==> flow/design.v <==
module fifo # (
	parameter DATA_WIDTH = 32,
	parameter DEPTH = 16,
	parameter LOG2DEPTH = 4
) (
	input clk,
	input reset_n,
	input i_flush,
	input [DATA_WIDTH-1:0] i_data,
	input i_write_enable,
	output o_full,
	output [DATA_WIDTH-1:0] o_data,
	input i_read_enable,
	output o_empty,
	output o_almost_empty
);
	reg [DATA_WIDTH-1:0] ram [0:DEPTH-1];
	reg [LOG2DEPTH-1:0] r_read_addr, r_write_addr;
	reg [LOG2DEPTH:0] r_count;
	wire w_enqueue, w_dequeue;
	assign w_dequeue = i_read_enable & !o_empty;
	assign w_enqueue = i_write_enable & (!o_full | i_read_enable);
	always @(posedge clk or negedge reset_n) begin
		if (!reset_n) begin
			r_write_addr <= 0;
		end else begin
			if (i_flush) begin
				r_write_addr <= 0;
			end else if (w_enqueue) begin
				if (r_write_addr == DEPTH-1) begin
					r_write_addr <= 0;
				end else begin
					r_write_addr <= r_write_addr + 1;
				end
			end
		end
	end
	integer  i;
	always @(posedge clk or negedge reset_n) begin
		if (!reset_n) begin
			for (i = 0; i < DEPTH; i = i + 1) begin
				ram[i] <= 0;
			end
		end else if (w_enqueue) begin
			ram[r_write_addr] <= i_data;
		end
	end
	always @(posedge clk or negedge reset_n) begin
		if (!reset_n) begin
			r_read_addr <= 0;
		end else begin
			if (i_flush) begin
				r_read_addr <= 0;
			end else if (w_dequeue) begin
				if (r_read_addr == DEPTH-1) begin
					r_read_addr <= 0;
				end else begin
					r_read_addr <= r_read_addr + 1;
				end
			end
		end
	end
	always @(posedge clk or negedge reset_n) begin
		if (!reset_n) begin
			r_count <= 0;
		end else begin
			if (i_flush) begin
				r_count <= 0;
			end else begin
				if (!o_full & i_write_enable & !w_dequeue) begin
					r_count <= r_count + 1;
				end else if (w_dequeue & !i_write_enable) begin
					r_count <= r_count - 1;
				end
			end
		end
	end
	assign o_full = (r_count == DEPTH);
	assign o_empty = (r_count == 0);
	assign o_almost_empty = (r_count <= 1);
	assign o_data = ~o_empty ? ram[r_read_addr] : 0;
endmodule
module command_control #(
	parameter RESET_CYCLES = 100
) (
	input wire clk,
	input wire reset_n,
	output wire [(32 - 1):0] o_addr,
	output wire [(32 - 1):0] o_write_data,
	output wire o_write_valid,
	input wire i_write_ready,
	input wire [(32 - 1):0] i_read_data,
	output wire o_read_req,
	input wire i_read_valid,
	input wire [((1 + 4 + 4 + 16) - 1):0] usb_flit_data,
	output wire [(8 - 1):0] o_response,
	input wire usb_rd_n,
	input wire usb_wr_n,
	input wire usb_ce_n,
	output wire usb_isout,
	output wire o_sw_reset_n
);
	wire w_parity;
	wire [4-1:0] w_flit_type;
	wire [4-1:0] w_flit_data_len;
	wire [16-1:0] w_flit_payload;
	assign {w_parity, w_flit_type, w_flit_data_len, w_flit_payload} = usb_flit_data;
	wire w_parity_error;
	assign w_parity_error = ^usb_flit_data != 0;
	reg [(32 - 1):0] r_addr;
	localparam STATE_W = 11;
	localparam STATE_WAIT_B = 0;
	localparam STATE_WAIT = 1 << STATE_WAIT_B;				 
	localparam STATE_READ_ADDR_B = 1;
	localparam STATE_READ_ADDR = 1 << STATE_READ_ADDR_B;	 
	localparam STATE_WAIT_READ_B = 2;
	localparam STATE_WAIT_READ = 1 << STATE_WAIT_READ_B;	 
	localparam STATE_SEND_READY_B = 3;
	localparam STATE_SEND_READY = 1 << STATE_SEND_READY_B;	 
	localparam STATE_SEND_DATA_B = 4;
	localparam STATE_SEND_DATA = 1 << STATE_SEND_DATA_B;	 
	localparam STATE_WRITE_ADDR_B = 5;
	localparam STATE_WRITE_ADDR = 1 << STATE_WRITE_ADDR_B;	 
	localparam STATE_WRITE_UPPER_B = 6;
	localparam STATE_WRITE_UPPER = 1 << STATE_WRITE_UPPER_B; 
	localparam STATE_WRITE_LOWER_B = 7;
	localparam STATE_WRITE_LOWER = 1 << STATE_WRITE_LOWER_B; 
	localparam STATE_SYNC_WRITE_B = 8;
	localparam STATE_SYNC_WRITE = 1 << STATE_SYNC_WRITE_B;	 
	localparam STATE_RESET_B = 9;
	localparam STATE_RESET = 1 << STATE_RESET_B;			 
	localparam STATE_RESPOND_B = 10;
	localparam STATE_RESPOND = 1 << STATE_RESPOND_B;		 
	reg [STATE_W-1:0] r_state;
	reg [(8 - 1):0] r_response;
	reg [16-1:0] r_recv_data_count;
	wire w_read_enable;
	wire w_write_enable;
	reg r_usb_ce_n;
	always @(posedge clk or negedge reset_n) begin
		if (!reset_n) begin
			r_usb_ce_n <= 1'b1;
		end else begin
			r_usb_ce_n <= usb_ce_n;
		end
	end
	assign w_read_enable = r_usb_ce_n == 1'b1 && usb_ce_n == 1'b0 && usb_rd_n == 1'b0;
	assign w_write_enable = r_usb_ce_n == 1'b1 && usb_ce_n == 1'b0 && usb_wr_n == 1'b0;
	reg [4-1:0] r_write_data_len;
	reg [(32 - 1):0] r_write_data;
	reg [16:0] r_write_data_count;
	wire w_write_buf_dequeue;
	reg r_write_buf_enqueue;
	wire w_write_buf_flush;
	wire w_write_buf_empty;
	wire [(32 - 1):0] w_write_buf_data;
	fifo write_buffer (
		.clk(clk),
		.reset_n(reset_n),
		.i_flush(w_write_buf_flush),
		.i_data(r_write_data),
		.i_write_enable(r_write_buf_enqueue),
		.o_full(),
		.o_data(w_write_buf_data),
		.i_read_enable(w_write_buf_dequeue),
		.o_empty(w_write_buf_empty),
		.o_almost_empty()
	);
	assign w_write_buf_dequeue = o_write_valid && i_write_ready;
	assign w_write_buf_flush = r_state[STATE_WAIT_B] && !w_write_buf_empty;
	reg [4-1:0] r_read_data_len;
	reg [16:0] r_read_data_count;
	reg r_read_buf_dequeue;
	wire w_read_buf_enqueue;
	wire w_read_buf_empty;
	wire [(32 - 1):0] w_read_buf_data;
	wire w_read_buf_flush;
	reg r_read_valid;  
	fifo read_buffer (
		.clk(clk),
		.reset_n(reset_n),
		.i_data(i_read_data),
		.i_write_enable(w_read_buf_enqueue),
		.i_flush(w_read_buf_flush),
		.o_full(),
		.o_data(w_read_buf_data),
		.i_read_enable(r_read_buf_dequeue),
		.o_empty(w_read_buf_empty),
		.o_almost_empty()
	);
	always @(posedge clk or negedge reset_n) begin
		if (!reset_n) begin
			r_read_valid <= 0;
		end else begin
			r_read_valid <= i_read_valid;
		end
	end
	assign w_read_buf_enqueue = r_state[STATE_WAIT_READ_B] && i_read_valid && r_read_data_count <= r_read_data_len;
	assign o_read_req = r_state[STATE_WAIT_READ_B] & !r_read_valid;
	assign w_read_buf_flush = r_state[STATE_WAIT_B] && !w_read_buf_empty;
	wire w_state_reset;
	assign w_state_reset = usb_flit_data[(1 + 4 + 4 + 16)-1:8] == 17'h0FF_FF && w_read_enable;
	localparam RESET_COUNT_W = $clog2(RESET_CYCLES);
	reg [RESET_COUNT_W-1:0] r_reset_count;
	always @(posedge clk or negedge reset_n) begin
		if (!reset_n) begin
			r_state <= STATE_WAIT;
			r_recv_data_count <= 0;
			r_write_data <= 0;
			r_read_data_len <= 0;
			r_write_data_len <= 0;
			r_addr <= 0;
			r_write_buf_enqueue <= 0;
			r_response <= 8'hff;
			r_reset_count <= 0;
		end else begin
			r_write_buf_enqueue <= 0;
			if (w_state_reset) begin
				r_state <= STATE_WAIT;
			end else begin
				case (r_state)
					STATE_WAIT: begin
						if (w_write_enable) begin
							if (w_parity_error) begin
								r_response <= 8'h01;
								r_state <= STATE_RESPOND;
							end else begin
								case (w_flit_type)
									4'h0: begin
										r_state <= STATE_READ_ADDR;
										r_read_data_len <= w_flit_data_len;
										r_addr <= {w_flit_payload, 16'h0000};
									end
									4'h2: begin
										r_state <= STATE_WRITE_ADDR;
										r_write_data_len <= w_flit_data_len;
										r_recv_data_count <= 0;
										r_addr <= {w_flit_payload, 16'h0000};
									end
									4'h6: begin
										r_state <= STATE_RESET;
										r_reset_count <= 0;
									end
									default: begin
										r_response <= 8'h02;
										r_state <= STATE_RESPOND;
									end
								endcase
							end
						end
					end
					STATE_READ_ADDR: begin
						if (w_write_enable) begin
							if (w_parity_error) begin
								r_response <= 8'h01;
								r_state <= STATE_RESPOND;
							end else if (w_flit_type == 4'h1) begin
								r_addr[(16 - 1):0] <= w_flit_payload;
								r_state <= STATE_WAIT_READ;
							end else begin
								r_response <= 8'h01;
								r_state <= STATE_RESPOND;
							end
						end
					end
					STATE_WRITE_ADDR: begin
						if (w_write_enable) begin
							if (w_parity_error) begin
								r_response <= 8'h01;
								r_state <= STATE_RESPOND;
							end else if (w_flit_type == 4'h3) begin
								r_addr[(16 - 1):0] <= w_flit_payload;
								r_state <= STATE_WRITE_UPPER;
							end else begin
								r_response <= 8'h02;
								r_state <= STATE_RESPOND;
							end
						end
					end
					STATE_WRITE_UPPER: begin
						if (w_write_enable) begin
							if (w_parity_error) begin
								r_response <= 8'h01;
								r_state <= STATE_RESPOND;
							end else if (w_flit_type == 4'h4) begin
								r_state <= STATE_WRITE_LOWER;
								r_write_data <= {w_flit_payload, 16'h0000};
							end else begin
								r_response <= 8'h02;
								r_state <= STATE_RESPOND;
							end
						end
					end
					STATE_WRITE_LOWER: begin
						if (w_write_enable) begin
							if (w_parity_error) begin
								r_response <= 8'h01;
								r_state <= STATE_RESPOND;
							end else if (w_flit_type == 4'h5) begin
								r_write_data[(16 - 1):0] <= w_flit_payload;
								r_write_buf_enqueue <= 1;
								if (r_recv_data_count == r_write_data_len) begin
									r_state <= STATE_SYNC_WRITE;
								end else begin
									r_recv_data_count <= r_recv_data_count + 1;
									r_state <= STATE_WRITE_UPPER;
								end
							end else begin
								r_response <= 8'h02;
								r_state <= STATE_RESPOND;
							end
						end
					end
					STATE_SYNC_WRITE: begin
						if (w_write_buf_empty && !r_write_buf_enqueue) begin
							r_response <= 8'h00;
							r_state <= STATE_RESPOND;
						end
					end
					STATE_WAIT_READ: begin
						if (r_read_data_count == r_read_data_len + 1) begin
							r_state <= STATE_SEND_READY;
						end
					end
					STATE_SEND_READY: begin
						if (w_read_enable) begin
							r_state <= STATE_SEND_DATA;
						end
					end
					STATE_SEND_DATA: begin
						if (w_read_buf_empty) begin
							r_response <= 8'h00;
							r_state <= STATE_RESPOND;
						end
					end
					STATE_RESET: begin
						if (r_reset_count == RESET_CYCLES) begin
							r_state <= STATE_RESPOND;
							r_response <= 8'h00;
						end else begin
							r_reset_count <= r_reset_count + 1;
						end
					end
					STATE_RESPOND: begin
						if (w_read_enable) begin
							r_state <= STATE_WAIT;
						end
					end
				endcase
			end
		end
	end
	always @(posedge clk or negedge reset_n) begin
		if (!reset_n) begin
			r_read_data_count <= 0;
		end else begin
			if (r_state[STATE_READ_ADDR_B]) begin
				r_read_data_count <= 0;
			end else if (r_state[STATE_WAIT_READ_B] && r_read_data_count <= r_read_data_len) begin
				if (i_read_valid) begin
					r_read_data_count <= r_read_data_count + 1;
				end
			end
		end
	end
	always @(posedge clk or negedge reset_n) begin
		if (!reset_n) begin
			r_write_data_count <= 0;
		end else begin
			if (r_state[STATE_WRITE_ADDR_B]) begin
				r_write_data_count <= 0;
			end else if (w_write_buf_dequeue) begin
				r_write_data_count <= r_write_data_count + 1;
			end
		end
	end
	reg [1:0] r_byte_count;
	always @(posedge clk or negedge reset_n) begin
		if (!reset_n) begin
			r_byte_count <= 0;
			r_read_buf_dequeue <= 0;
		end else begin
			r_read_buf_dequeue <= 0;
			if (r_state[STATE_SEND_DATA_B]) begin
				if (w_read_enable) begin
					if (r_byte_count == 3) begin
						r_byte_count <= 0;
						r_read_buf_dequeue <= 1;
					end else begin
						r_byte_count <= r_byte_count + 1;
					end
				end
			end
		end
	end
	reg [(8 - 1):0] r_response_out;
	reg [1:0] r_isout_pipe;
	always @(posedge clk or negedge reset_n) begin
		if (!reset_n) begin
			r_response_out <= 8'hff;
			r_isout_pipe <= 0;
		end else begin
			r_isout_pipe <= {r_isout_pipe[0], (usb_ce_n == 1'b0 && usb_rd_n == 1'b0)};
			if (w_read_enable) begin
				case (r_state)
					STATE_SEND_READY: begin
						r_response_out <= 8'h03;
					end
					STATE_SEND_DATA: begin
						r_response_out <= w_read_buf_data[r_byte_count * 8 +: 8];
					end
					STATE_RESPOND: begin
						r_response_out <= r_response;
					end
					default: begin
						r_response_out <= 8'hff;
					end
				endcase
			end
		end
	end
	assign o_response = r_response_out;
	assign usb_isout = r_isout_pipe[1];
	assign o_addr = (r_state[STATE_WAIT_READ_B]) ? r_addr + (r_read_data_count * 4) :
					(o_write_valid) ? r_addr + (r_write_data_count * 4) : 0;
	assign o_write_data = w_write_buf_data;
	assign o_write_valid = (r_state[STATE_WRITE_UPPER_B] || r_state[STATE_WRITE_LOWER_B] ||
							r_state[STATE_SYNC_WRITE_B]) && !w_write_buf_empty;
	assign o_sw_reset_n = r_state[STATE_RESET_B] ? 1'b0 : 1'b1;
endmodule
`timescale 1 ns / 1 ps
	module usb_interface_v1_0_M00_AXI #
	(
		parameter  C_M_START_DATA_VALUE	= 32'h00000000,
		parameter  C_M_TARGET_SLAVE_BASE_ADDR	= 32'h00000000,
		parameter integer C_M_AXI_ADDR_WIDTH	= 32,
		parameter integer C_M_AXI_DATA_WIDTH	= 32,
		parameter integer C_M_TRANSACTIONS_NUM	= 4
	)
	(
		input wire [(32 - 1):0] i_addr,
		input wire [(32 - 1):0] i_write_data,
		input wire i_write_valid,
		output wire o_write_ready,
		output wire [(32 - 1):0] o_read_data,
		input wire i_read_req,
		output wire o_read_data_valid,
		input wire  M_AXI_ACLK,
		input wire  M_AXI_ARESETN,
		output wire [C_M_AXI_ADDR_WIDTH-1 : 0] M_AXI_AWADDR,
		output wire [2 : 0] M_AXI_AWPROT,
		output wire  M_AXI_AWVALID,
		input wire  M_AXI_AWREADY,
		output wire [C_M_AXI_DATA_WIDTH-1 : 0] M_AXI_WDATA,
		output wire [C_M_AXI_DATA_WIDTH/8-1 : 0] M_AXI_WSTRB,
		output wire  M_AXI_WVALID,
		input wire  M_AXI_WREADY,
		input wire [1 : 0] M_AXI_BRESP,
		input wire  M_AXI_BVALID,
		output wire  M_AXI_BREADY,
		output wire [C_M_AXI_ADDR_WIDTH-1 : 0] M_AXI_ARADDR,
		output wire [2 : 0] M_AXI_ARPROT,
		output wire  M_AXI_ARVALID,
		input wire  M_AXI_ARREADY,
		input wire [C_M_AXI_DATA_WIDTH-1 : 0] M_AXI_RDATA,
		input wire [1 : 0] M_AXI_RRESP,
		input wire  M_AXI_RVALID,
		output wire  M_AXI_RREADY
	);
	reg r_axi_awvalid, r_axi_wvalid, r_axi_bready;
	reg r_axi_arvalid, r_axi_rready;
	reg [C_M_AXI_ADDR_WIDTH-1 : 0] 	r_axi_awaddr;
	reg [C_M_AXI_DATA_WIDTH-1 : 0] 	r_axi_wdata;
	reg [C_M_AXI_ADDR_WIDTH-1 : 0] 	r_axi_araddr;
	reg [C_M_AXI_DATA_WIDTH-1 : 0] r_read_data;
	reg r_rvalid;
	reg r_read_req, r_read_req_delayed;
	reg r_write_valid, r_write_valid_delayed;
	reg r_axi_awready, r_axi_wready;
	wire w_raise_read_req;
	wire w_raise_write_valid;
	assign w_raise_read_req = r_read_req && ~r_read_req_delayed;
	assign w_raise_write_valid = r_write_valid && ~r_write_valid_delayed;
	assign M_AXI_AWADDR	= C_M_TARGET_SLAVE_BASE_ADDR + r_axi_awaddr;
	assign M_AXI_WDATA	= r_axi_wdata;
	assign M_AXI_AWPROT	= 3'b000;
	assign M_AXI_AWVALID	= r_axi_awvalid;
	assign M_AXI_WVALID	= r_axi_wvalid;
	assign M_AXI_WSTRB	= 4'b1111;
	assign M_AXI_BREADY	= r_axi_bready;
	assign M_AXI_ARADDR	= C_M_TARGET_SLAVE_BASE_ADDR + r_axi_araddr;
	assign M_AXI_ARVALID	= r_axi_arvalid;
	assign M_AXI_ARPROT	= 3'b001;
	assign M_AXI_RREADY = i_read_req;
	assign o_write_ready = r_axi_awready && r_axi_wready;
	assign o_read_data_valid = r_rvalid;
	assign o_read_data = r_read_data;
	always @(posedge M_AXI_ACLK) begin
		if (M_AXI_ARESETN == 0) begin
			r_read_req <= 0;
			r_read_req_delayed <= 0;
			r_write_valid <= 0;
			r_write_valid_delayed <= 0;
		end else begin
			r_read_req <= i_read_req;
			r_read_req_delayed <= r_read_req;
			r_write_valid <= i_write_valid;
			r_write_valid_delayed <= r_write_valid;
		end
	end
	always @(posedge M_AXI_ACLK) begin
		if (M_AXI_ARESETN == 0) begin
			r_axi_awvalid <= 1'b0;
		end else begin
			if (w_raise_write_valid) begin
				r_axi_awvalid <= 1'b1;
			end else if (M_AXI_AWREADY && r_axi_awvalid) begin
				r_axi_awvalid <= 1'b0;
			end
		end
	end
	always @(posedge M_AXI_ACLK) begin
		if (M_AXI_ARESETN == 0) begin
			r_axi_wvalid <= 1'b0;
		end else if (w_raise_write_valid) begin
			r_axi_wvalid <= 1'b1;
 		end else if (M_AXI_WREADY && r_axi_wvalid) begin
			r_axi_wvalid <= 1'b0;
		end
	end
	always @(posedge M_AXI_ACLK) begin
		if (M_AXI_ARESETN == 0) begin
			r_axi_awready <= 1'b0;
			r_axi_wready <= 1'b0;
		end else begin
			if (r_axi_awready && r_axi_wready) begin
				r_axi_awready <= 1'b0;
				r_axi_wready <= 1'b0;
			end else begin
				if (M_AXI_AWREADY) begin
					r_axi_awready <= 1'b1;
				end
				if (M_AXI_WREADY) begin
					r_axi_wready <= 1'b1;
				end
			end
		end
	end
	always @(posedge M_AXI_ACLK) begin
		if (M_AXI_ARESETN == 0) begin
			r_axi_bready <= 1'b0;
		end else if (M_AXI_BVALID && ~r_axi_bready) begin
			r_axi_bready <= 1'b1;
		end else if (r_axi_bready) begin
			r_axi_bready <= 1'b0;
		end
	end
	always @(posedge M_AXI_ACLK) begin
		if (M_AXI_ARESETN == 0) begin
			r_axi_arvalid <= 1'b0;
		end else if (w_raise_read_req) begin
			r_axi_arvalid <= 1'b1;
		end	else if (M_AXI_ARREADY && r_axi_arvalid) begin
				r_axi_arvalid <= 1'b0;
		end
	end
	always @(posedge M_AXI_ACLK) begin
		if (M_AXI_ARESETN == 0) begin
			r_read_data <= 0;
			r_rvalid <= 0;
		end else begin
			r_rvalid <= M_AXI_RVALID;
			if (M_AXI_RVALID) begin
				r_read_data <= M_AXI_RDATA;
			end
		end
	end
	always @(posedge M_AXI_ACLK) begin
		if (M_AXI_ARESETN == 0) begin
			r_axi_awaddr <= 0;
		end else if (w_raise_write_valid) begin
			r_axi_awaddr <= i_addr;
		end
	end
	always @(posedge M_AXI_ACLK) begin
		if (M_AXI_ARESETN == 0) begin
			r_axi_wdata <= C_M_START_DATA_VALUE;
		end else if (w_raise_write_valid) begin
			r_axi_wdata <= i_write_data;
		end
	end
	always @(posedge M_AXI_ACLK) begin
		if (M_AXI_ARESETN == 0) begin
			r_axi_araddr <= 0;
		end else if (w_raise_read_req) begin
			r_axi_araddr <= i_addr;
		end
	end
endmodule
`timescale 1 ns / 1 ps
module usb_interface_v1_0 #
(
	parameter RESET_CYCLES = 100,
	parameter  C_M00_AXI_START_DATA_VALUE	= 32'h00000000,
	parameter  C_M00_AXI_TARGET_SLAVE_BASE_ADDR	= 32'h00000000,
	parameter integer C_M00_AXI_ADDR_WIDTH	= 32,
	parameter integer C_M00_AXI_DATA_WIDTH	= 32,
	parameter integer C_M00_AXI_TRANSACTIONS_NUM	= 4
) (
	input wire [(8 - 1):0] usb_data_in,
	output wire [(8 - 1):0] usb_data_out,
	output wire usb_data_oe,
	input wire [(1 + 4 + 4 + 16)-8-1:0] usb_addr,
	input wire usb_rd_n,
	input wire usb_wr_n,
	input wire usb_ce_n,
	output wire sw_reset_n,
	input wire  m00_axi_aclk,
	input wire  m00_axi_aresetn,
	output wire [C_M00_AXI_ADDR_WIDTH-1 : 0] m00_axi_awaddr,
	output wire [2 : 0] m00_axi_awprot,
	output wire  m00_axi_awvalid,
	input wire  m00_axi_awready,
	output wire [C_M00_AXI_DATA_WIDTH-1 : 0] m00_axi_wdata,
	output wire [C_M00_AXI_DATA_WIDTH/8-1 : 0] m00_axi_wstrb,
	output wire  m00_axi_wvalid,
	input wire  m00_axi_wready,
	input wire [1 : 0] m00_axi_bresp,
	input wire  m00_axi_bvalid,
	output wire  m00_axi_bready,
	output wire [C_M00_AXI_ADDR_WIDTH-1 : 0] m00_axi_araddr,
	output wire [2 : 0] m00_axi_arprot,
	output wire  m00_axi_arvalid,
	input wire  m00_axi_arready,
	input wire [C_M00_AXI_DATA_WIDTH-1 : 0] m00_axi_rdata,
	input wire [1 : 0] m00_axi_rresp,
	input wire  m00_axi_rvalid,
	output wire  m00_axi_rready
);
	wire [(32 - 1):0] w_addr_from_usb;
	wire [(32 - 1):0] w_usb_write_data;
	wire w_usb_write_valid;
	wire w_usb_write_ready;
	wire [(32 - 1):0] w_usb_read_data;
	wire w_usb_read_req;
	wire w_usb_read_valid;
	wire w_is_output;
	wire [(8 - 1):0] w_usb_in_data;
	wire [(8 - 1):0] w_usb_out_data;
	usb_interface_v1_0_M00_AXI # (
		.C_M_START_DATA_VALUE(C_M00_AXI_START_DATA_VALUE),
		.C_M_TARGET_SLAVE_BASE_ADDR(C_M00_AXI_TARGET_SLAVE_BASE_ADDR),
		.C_M_AXI_ADDR_WIDTH(C_M00_AXI_ADDR_WIDTH),
		.C_M_AXI_DATA_WIDTH(C_M00_AXI_DATA_WIDTH),
		.C_M_TRANSACTIONS_NUM(C_M00_AXI_TRANSACTIONS_NUM)
	) usb_interface_v1_0_M00_AXI_inst (
		.i_addr(w_addr_from_usb),
		.i_write_data(w_usb_write_data),
		.i_write_valid(w_usb_write_valid),
		.o_write_ready(w_usb_write_ready),
		.o_read_data(w_usb_read_data),
		.i_read_req(w_usb_read_req),
		.o_read_data_valid(w_usb_read_valid),
		.M_AXI_ACLK(m00_axi_aclk),
		.M_AXI_ARESETN(m00_axi_aresetn),
		.M_AXI_AWADDR(m00_axi_awaddr),
		.M_AXI_AWPROT(m00_axi_awprot),
		.M_AXI_AWVALID(m00_axi_awvalid),
		.M_AXI_AWREADY(m00_axi_awready),
		.M_AXI_WDATA(m00_axi_wdata),
		.M_AXI_WSTRB(m00_axi_wstrb),
		.M_AXI_WVALID(m00_axi_wvalid),
		.M_AXI_WREADY(m00_axi_wready),
		.M_AXI_BRESP(m00_axi_bresp),
		.M_AXI_BVALID(m00_axi_bvalid),
		.M_AXI_BREADY(m00_axi_bready),
		.M_AXI_ARADDR(m00_axi_araddr),
		.M_AXI_ARPROT(m00_axi_arprot),
		.M_AXI_ARVALID(m00_axi_arvalid),
		.M_AXI_ARREADY(m00_axi_arready),
		.M_AXI_RDATA(m00_axi_rdata),
		.M_AXI_RRESP(m00_axi_rresp),
		.M_AXI_RVALID(m00_axi_rvalid),
		.M_AXI_RREADY(m00_axi_rready)
	);
	assign w_usb_in_data = usb_data_in;
	assign usb_data_out = w_usb_out_data;
	assign usb_data_oe = w_is_output;
	command_control #(
		.RESET_CYCLES(RESET_CYCLES)
	) command_control_inst (
		.clk(m00_axi_aclk),
		.reset_n(m00_axi_aresetn),
		.o_addr(w_addr_from_usb),
		.o_write_data(w_usb_write_data),
		.o_write_valid(w_usb_write_valid),
		.i_write_ready(w_usb_write_ready),
		.i_read_data(w_usb_read_data),
		.o_read_req(w_usb_read_req),
		.i_read_valid(w_usb_read_valid),
		.o_sw_reset_n(sw_reset_n),
		.o_response(w_usb_out_data),
		.usb_rd_n(usb_rd_n),
		.usb_wr_n(usb_wr_n),
		.usb_ce_n(usb_ce_n),
		.usb_flit_data({usb_addr, w_usb_in_data}),
		.usb_isout(w_is_output)
	);
endmodule
---- Tool chain data of usb_interface_v1_0 ----
What the tools print for usb_interface_v1_0, step after step.
Lines are those of the file above, counted from 1.
Operators carry their Yosys type and port widths (W data, S select, Z words).
Library cell names are shortened.
Not given: --
inputs
  top module .............................. usb_interface_v1_0
  clock input ............................. m00_axi_aclk
  library ................................. sky130hd
  timing corner ........................... tt_025C_1v80

---- Word level ----
Yosys after proc, flatten, opt, wreduce and memory -nomap, before mapping. Print and check cells are not counted. Equal cells are merged and count once.
storage and ports
  input port bits ......................... 71
  output and inout port bits .............. 121
  register bits after elaboration ......... 1353
cells by class
  shift operators ......................... 1
  bitwise operators ....................... 22
  mux-type cells .......................... 120
  eq/ne operators ......................... 122
  reduce/logical cells .................... 105
  $add $sub $neg .......................... 16
  magnitude comparators ................... 1
operators with widths
  cell                     count
  $pmux W32 S16            2
  $mux W16                 22
  $mux W11                 21
  $mux W8                  18
  $eq A4 B4 Y1 const B     32
  $mux W32                 4
  $pmux W11 S11            1
  $mux W17                 5
  $eq A4 B3 Y1 const B     19
  $reduce_and A2 Y1        34
  $add A32 B19 Y32         2
  $pmux W8 S8              1
  $pmux W16 S2             2
  $pmux W16 S3             1
  $mux W4                  12
  $eq A4 B2 Y1 const B     10
  $add A17 B1 Y17 const B  2
  $pmux W11 S3             1
  $eq A17 B32 Y1           1
  $shiftx A32 B6 Y8        1
  $reduce_bool A32 Y1      1
  $ne A3 B1 Y1 const B     10
  $mux W5                  6
  $mux W7                  4
  $reduce_bool A2 Y1       13
  $reduce_xor A25 Y1       1
  $ne A2 B1 Y1 const B     12
  $pmux W8 S3              1
Not listed: further kinds 51, cells in them 148.

---- Longest topological paths ----
Longest topological path by Yosys (ltp), each cell counted once; first at word level (registers and memories cut), then after technology mapping (sequential cells cut; the memories' decode and read muxes count).
depth
  word-level depth ........................ 9
  ABC_AREA ................................ 0
  depth in mapped cells ................... 15

---- Netlist ----
The flow's flattened synthesis, as Yosys stat reports it; memories are mapped. The netlist is that of the ABC_AREA named above (0 if unset); the other value can give another one.
mapped netlist
  standard cells after synthesis .......... 5125
  buffer cells ............................ 433
  sequential area ......................... 33053.0 µm²
  flip-flop cells ......................... 1348
  synthesis area .......................... 61739.2 µm²
cells by type
  cell type  count  area in all (µm²)
  dfrtp_1    1196   2.99E+04
  mux2_2     1073   1.21E+04
  dfxtp_1    139    2.78E+03
  a22oi_1    254    1.91E+03
  clkbuf_1   301    1.13E+03
  ha_1       81     1.01E+03
  a21oi_1    177    885.85
  nand2_1    231    867.082
  a22o_1     90     788.256
  nor2_1     204    765.734
  nand3_1    135    675.648
  mux2i_1    63     630.605
  o21ai_0    123    615.59
  a221oi_1   67     586.813
  nand4_1    93     581.808
  xnor2_1    55     481.712
  and3_1     61     381.616
  o221ai_1   40     350.336
Not listed: further types 74, cells in them 742.
By module: a second synthesis without flattening, with its own total; a netlist apart from the flattened one above.
second synthesis, totals
  cells (unflattened synthesis) ........... 5322
  area (unflattened synthesis) ............ 64156.5 µm²
Each row is one instance without its submodules.
by module
  module                               cells  area (µm²)  times used
  fifo                                 1843   24209.5     2
  command_control #(RESET_CYCLES=100)  1105   10405.0     1
  usb_interface_v1_0_M00_AXI           531    5332.6      1
  usb_interface_v1_0                   0      0.0         1

---- Path before layout ----
OpenSTA on the mapped netlist: ideal clock, no wires. The path of least setup slack (recovery checks aside). Input and output delay are each 20% of the period. Register names are those of the netlist, which keeps one name where synthesis merged equal registers.
timing path post-synthesis
  path kind ............................... in2reg
  start ................................... in usb_addr[12]
  end ..................................... reg command_control_inst.r_recv_data_count[13]
  stages on the path ...................... 10
  time at the first pin ................... 2.000 ns
  buffers on the path ..................... 0
  arrival ................................. 4.573 ns
  setup slack ............................. 5.362 ns
  period .................................. 10.0 ns
  external input delay .................... 2.000 ns
  path delay .............................. 2.638 ns
  synthesis period reached ................ 4.638 ns
"path delay" = arrival - input delay + setup time.
"stages on the path" counts driving pins, that of a launching flip-flop among them; a cell with two outputs on the path counts twice.
"synthesis period reached" is the clock period less the worst setup slack; recovery checks do not enter. This is arithmetic on one report: input and output delays are still those of the set period (20% each).
The rows between start and end are the longest chain of elaborated cells between them; the timing report does not say that the signal goes this way. Where chains are equally long, one stands for them.
A line is the first line of the expression or statement that the cell stems from. Yosys adds cells for indexed reads and writes and turns some case tables into memories.
A register here has more assigning lines than the two given.
between the ends, post-synthesis
  cell sequence ........................... inv_1 > ha_1 > xnor2_1 > xnor2_1 > xnor3_1 > xnor2_1 > a41oi_1 > or4_1 > or3_1 > nand2_1
  length of the longest elaborated chain .. 5
  elaborated cells on any way between the ends .. 19
  RTL lines with such cells ............... 9
  those cells by class .................... eq/ne (7); mux (7); logic (1); reduce/logical (4)
ends and longest elaborated chain, post-synthesis
  element       RTL line  RTL
  from (decl)   613       input wire [(1 + 4 + 4 + 16)-8-1:0] usb_addr,
  $eq A4 B3 Y1  299       end else if (w_flit_type == 4'h5) begin
  $mux W16      299
  $mux W16      296       if (w_parity_error) begin
  $mux W16      295       if (w_write_enable) begin
  $pmux W16 S2  221       case (r_state)
  to (assign)   208       r_recv_data_count <= 0;
  to (assign)   305       r_recv_data_count <= r_recv_data_count + 1;
  to (decl)     136       reg [16-1:0] r_recv_data_count;

---- Path in the finished layout ----
Path of least setup slack in the final report of entry B (OpenROAD, finished layout, wires in). Where an end is a register, its clock arrival counts in the times.
timing path post-layout
  path kind ............................... in2reg
  start ................................... in usb_addr[3]
  end ..................................... reg command_control_inst.r_write_data[6]
  stages on the path ...................... 11
  time at the first pin ................... 2.00 ns
  setup slack ............................. 3.82 ns
  buffers on the path ..................... 3
  external input delay .................... 2.00 ns
  arrival ................................. 6.86 ns
  period .................................. 10.0 ns
The rows between start and end are the longest chain of elaborated cells between them; the timing report does not say that the signal goes this way. Where chains are equally long, one stands for them.
A register here has more assigning lines than the two given.
between the ends, post-layout
  cell sequence ........................... clkdlybuf4s50_1 > ha_1 > xnor2_1 > xnor2_1 > xnor3_1 > xor2_1 > nor3_4 > o21ai_2 > clkbuf_1 > buf_6 > a22o_1
  length of the longest elaborated chain .. 5
  elaborated cells on any way between the ends .. 13
  RTL lines with such cells ............... 7
  those cells by class .................... eq/ne (3); mux (5); logic (1); reduce/logical (4)
ends and longest elaborated chain, post-layout
  element              RTL line  RTL
  from (decl)          613       input wire [(1 + 4 + 4 + 16)-8-1:0] usb_addr,
  $reduce_xor A25 Y1   109       assign w_parity_error = ^usb_flit_data != 0;
  $reduce_bool A32 Y1  109
  $mux W16             296       if (w_parity_error) begin
  $mux W16             295       if (w_write_enable) begin
  $pmux W16 S2         221       case (r_state)
  to (assign)          287       r_write_data <= {w_flit_payload, 16'h0000};
  to (assign)          300       r_write_data[(16 - 1):0] <= w_flit_payload;
  to (decl)            150       reg [(32 - 1):0] r_write_data;

Ticket comment

Module usb_interface_v1_0, platform sky130hd: 4 stored runs of the flow (Yosys, OpenROAD) with differing settings, in no particular order. Input and output delays are each 20% of the period that was set; the output load is 0.01 pF.
By "period reached" is meant the clock period of the run minus its worst setup slack. This is arithmetic on one report: input and output delays are still those of the set period (20% each).
"worst path time" means the part of the period allowed to the worst setup path (the constraints hold back 20% at inputs and 20% at outputs) less its slack; where the path has registers, the arrival times of their clocks count too.
"power consumption": no workload was simulated; the value follows from the tool's default switching activity.

======== entry A ========
==> flow/run.sh <==
#!/bin/bash
# the make line also repeats the synthesis and layout settings of config.mk as NAME=value (left out here)
make -C /OpenROAD-flow-scripts/flow DESIGN_CONFIG=/design/flow/config.mk WORK_HOME=/design/flow/orfs CLKGATE_MAP_FILE= finish
==> flow/config.mk <==
export PLATFORM = sky130hd
export DESIGN_NAME = usb_interface_v1_0
export DESIGN_NICKNAME = usb_interface_v1_0
export VERILOG_FILES = /design/flow/design.v
export SDC_FILE = /design/flow/constraint.sdc
export NUM_CORES = 4
export LEC_CHECK = 0
export CAP_MARGIN = 20
export CELL_PAD_IN_SITES_DETAIL_PLACEMENT = 1
export CORE_MARGIN = 2
export CORE_UTILIZATION = 64
export CTS_CLUSTER_DIAMETER = 170
export GPL_ROUTABILITY_DRIVEN = 0
export PLACE_DENSITY_LB_ADDON = 0.12
export SLEW_MARGIN = 20
==> flow/constraint.sdc <==
create_clock -name core_clock -period 6.29 [get_ports {m00_axi_aclk}]
set_input_delay 1.2580 -clock core_clock [delete_from_list [all_inputs] [get_ports {m00_axi_aclk}]]
set_output_delay 1.2580 -clock core_clock [all_outputs]
set_load 0.01 [all_outputs]

-------- entry A --------
  stopped before the end: routing reported ODB-0269

======== entry B ========
==> flow/run.sh <==
#!/bin/bash
# the make line also repeats the synthesis and layout settings of config.mk as NAME=value (left out here)
make -C /OpenROAD-flow-scripts/flow DESIGN_CONFIG=/design/flow/config.mk WORK_HOME=/design/flow/orfs CLKGATE_MAP_FILE= finish
==> flow/config.mk <==
export PLATFORM = sky130hd
export DESIGN_NAME = usb_interface_v1_0
export DESIGN_NICKNAME = usb_interface_v1_0
export VERILOG_FILES = /design/flow/design.v
export SDC_FILE = /design/flow/constraint.sdc
export NUM_CORES = 4
export LEC_CHECK = 0
export ABC_AREA = 0
export CAP_MARGIN = 35
export CELL_PAD_IN_SITES_GLOBAL_PLACEMENT = 1
export CORE_ASPECT_RATIO = 0.9
export CORE_MARGIN = 2
export CORE_UTILIZATION = 72
export CTS_CLUSTER_DIAMETER = 170
export GPL_ROUTABILITY_DRIVEN = 0
export GPL_TIMING_DRIVEN = 0
export MAX_ROUTING_LAYER = met4
export SETUP_SLACK_MARGIN = 0.01
export SLEW_MARGIN = 20
export TNS_END_PERCENT = 80
==> flow/constraint.sdc <==
create_clock -name core_clock -period 10.0 [get_ports {m00_axi_aclk}]
set_input_delay 2.0000 -clock core_clock [delete_from_list [all_inputs] [get_ports {m00_axi_aclk}]]
set_output_delay 2.0000 -clock core_clock [all_outputs]
set_load 0.01 [all_outputs]

-------- measured, entry B --------
  overall die area ........................ 88110.4 µm²
  standard-cell area of the final layout .. 71205.8 µm²
  post-layout utilization ................. 0.841
  worst path time ......................... 4.18 ns
  worst path kind ......................... in2reg
  period reached .......................... 6.183 ns
  setup TNS ............................... 0.000 ns
  power consumption ....................... 12.941 mW
  worst slack on setup checks ............. 3.817 ns
  netlist area reported by Yosys .......... 61739.2 µm²

======== entry C ========
==> flow/run.sh <==
#!/bin/bash
# the make line also repeats the synthesis and layout settings of config.mk as NAME=value (left out here)
make -C /OpenROAD-flow-scripts/flow DESIGN_CONFIG=/design/flow/config.mk WORK_HOME=/design/flow/orfs CLKGATE_MAP_FILE= finish
==> flow/config.mk <==
export PLATFORM = sky130hd
export DESIGN_NAME = usb_interface_v1_0
export DESIGN_NICKNAME = usb_interface_v1_0
export VERILOG_FILES = /design/flow/design.v
export SDC_FILE = /design/flow/constraint.sdc
export NUM_CORES = 4
export LEC_CHECK = 0
export CAP_MARGIN = 40
export CORE_ASPECT_RATIO = 1.38
export CORE_MARGIN = 7
export CORE_UTILIZATION = 67
export GPL_ROUTABILITY_DRIVEN = 0
export MAX_ROUTING_LAYER = met5
export MIN_ROUTING_LAYER = met1
export PLACE_DENSITY_LB_ADDON = 0.28
export SETUP_SLACK_MARGIN = -0.09
export SLEW_MARGIN = 20
export TNS_END_PERCENT = 95
==> flow/constraint.sdc <==
create_clock -name core_clock -period 4.45 [get_ports {m00_axi_aclk}]
set_input_delay 0.8900 -clock core_clock [delete_from_list [all_inputs] [get_ports {m00_axi_aclk}]]
set_output_delay 0.8900 -clock core_clock [all_outputs]
set_load 0.01 [all_outputs]

-------- measured, entry C --------
  overall die area ........................ 100953.0 µm²
  standard-cell area of the final layout .. 69613.0 µm²
  post-layout utilization ................. 0.764
  worst path time ......................... 4.04 ns
  worst path kind ......................... reg2reg
  period reached .......................... 4.036 ns
  setup TNS ............................... 0.000 ns
  power consumption ....................... 28.549 mW
  worst slack on setup checks ............. 0.414 ns
  netlist area reported by Yosys .......... 61739.2 µm²

======== entry D ========
==> flow/run.sh <==
#!/bin/bash
# the make line also repeats the synthesis and layout settings of config.mk as NAME=value (left out here)
make -C /OpenROAD-flow-scripts/flow DESIGN_CONFIG=/design/flow/config.mk WORK_HOME=/design/flow/orfs CLKGATE_MAP_FILE= finish
==> flow/config.mk <==
export PLATFORM = sky130hd
export DESIGN_NAME = usb_interface_v1_0
export DESIGN_NICKNAME = usb_interface_v1_0
export VERILOG_FILES = /design/flow/design.v
export SDC_FILE = /design/flow/constraint.sdc
export NUM_CORES = 4
export LEC_CHECK = 0
export ABC_AREA = 0
export CAP_MARGIN = 35
export CELL_PAD_IN_SITES_GLOBAL_PLACEMENT = 1
export CORE_ASPECT_RATIO = 0.9
export CORE_MARGIN = 2
export CORE_UTILIZATION = 23
export CTS_CLUSTER_DIAMETER = 170
export GPL_ROUTABILITY_DRIVEN = 0
export GPL_TIMING_DRIVEN = 0
export MAX_ROUTING_LAYER = met5
export MIN_ROUTING_LAYER = met2
export SETUP_SLACK_MARGIN = 0.01
export SLEW_MARGIN = 40
export TNS_END_PERCENT = 80
==> flow/constraint.sdc <==
create_clock -name core_clock -period 3.94 [get_ports {m00_axi_aclk}]
set_input_delay 0.7880 -clock core_clock [delete_from_list [all_inputs] [get_ports {m00_axi_aclk}]]
set_output_delay 0.7880 -clock core_clock [all_outputs]
set_load 0.01 [all_outputs]

-------- measured, entry D --------
  overall die area ........................ 272598.0 µm²
  standard-cell area of the final layout .. 74584.0 µm²
  post-layout utilization ................. 0.279
  worst path time ......................... 4.10 ns
  worst path kind ......................... reg2reg
  period reached .......................... 4.100 ns
  setup TNS ............................... -0.414 ns
  power consumption ....................... 35.271 mW
  worst slack on setup checks ............. -0.160 ns
  netlist area reported by Yosys .......... 61739.2 µm²
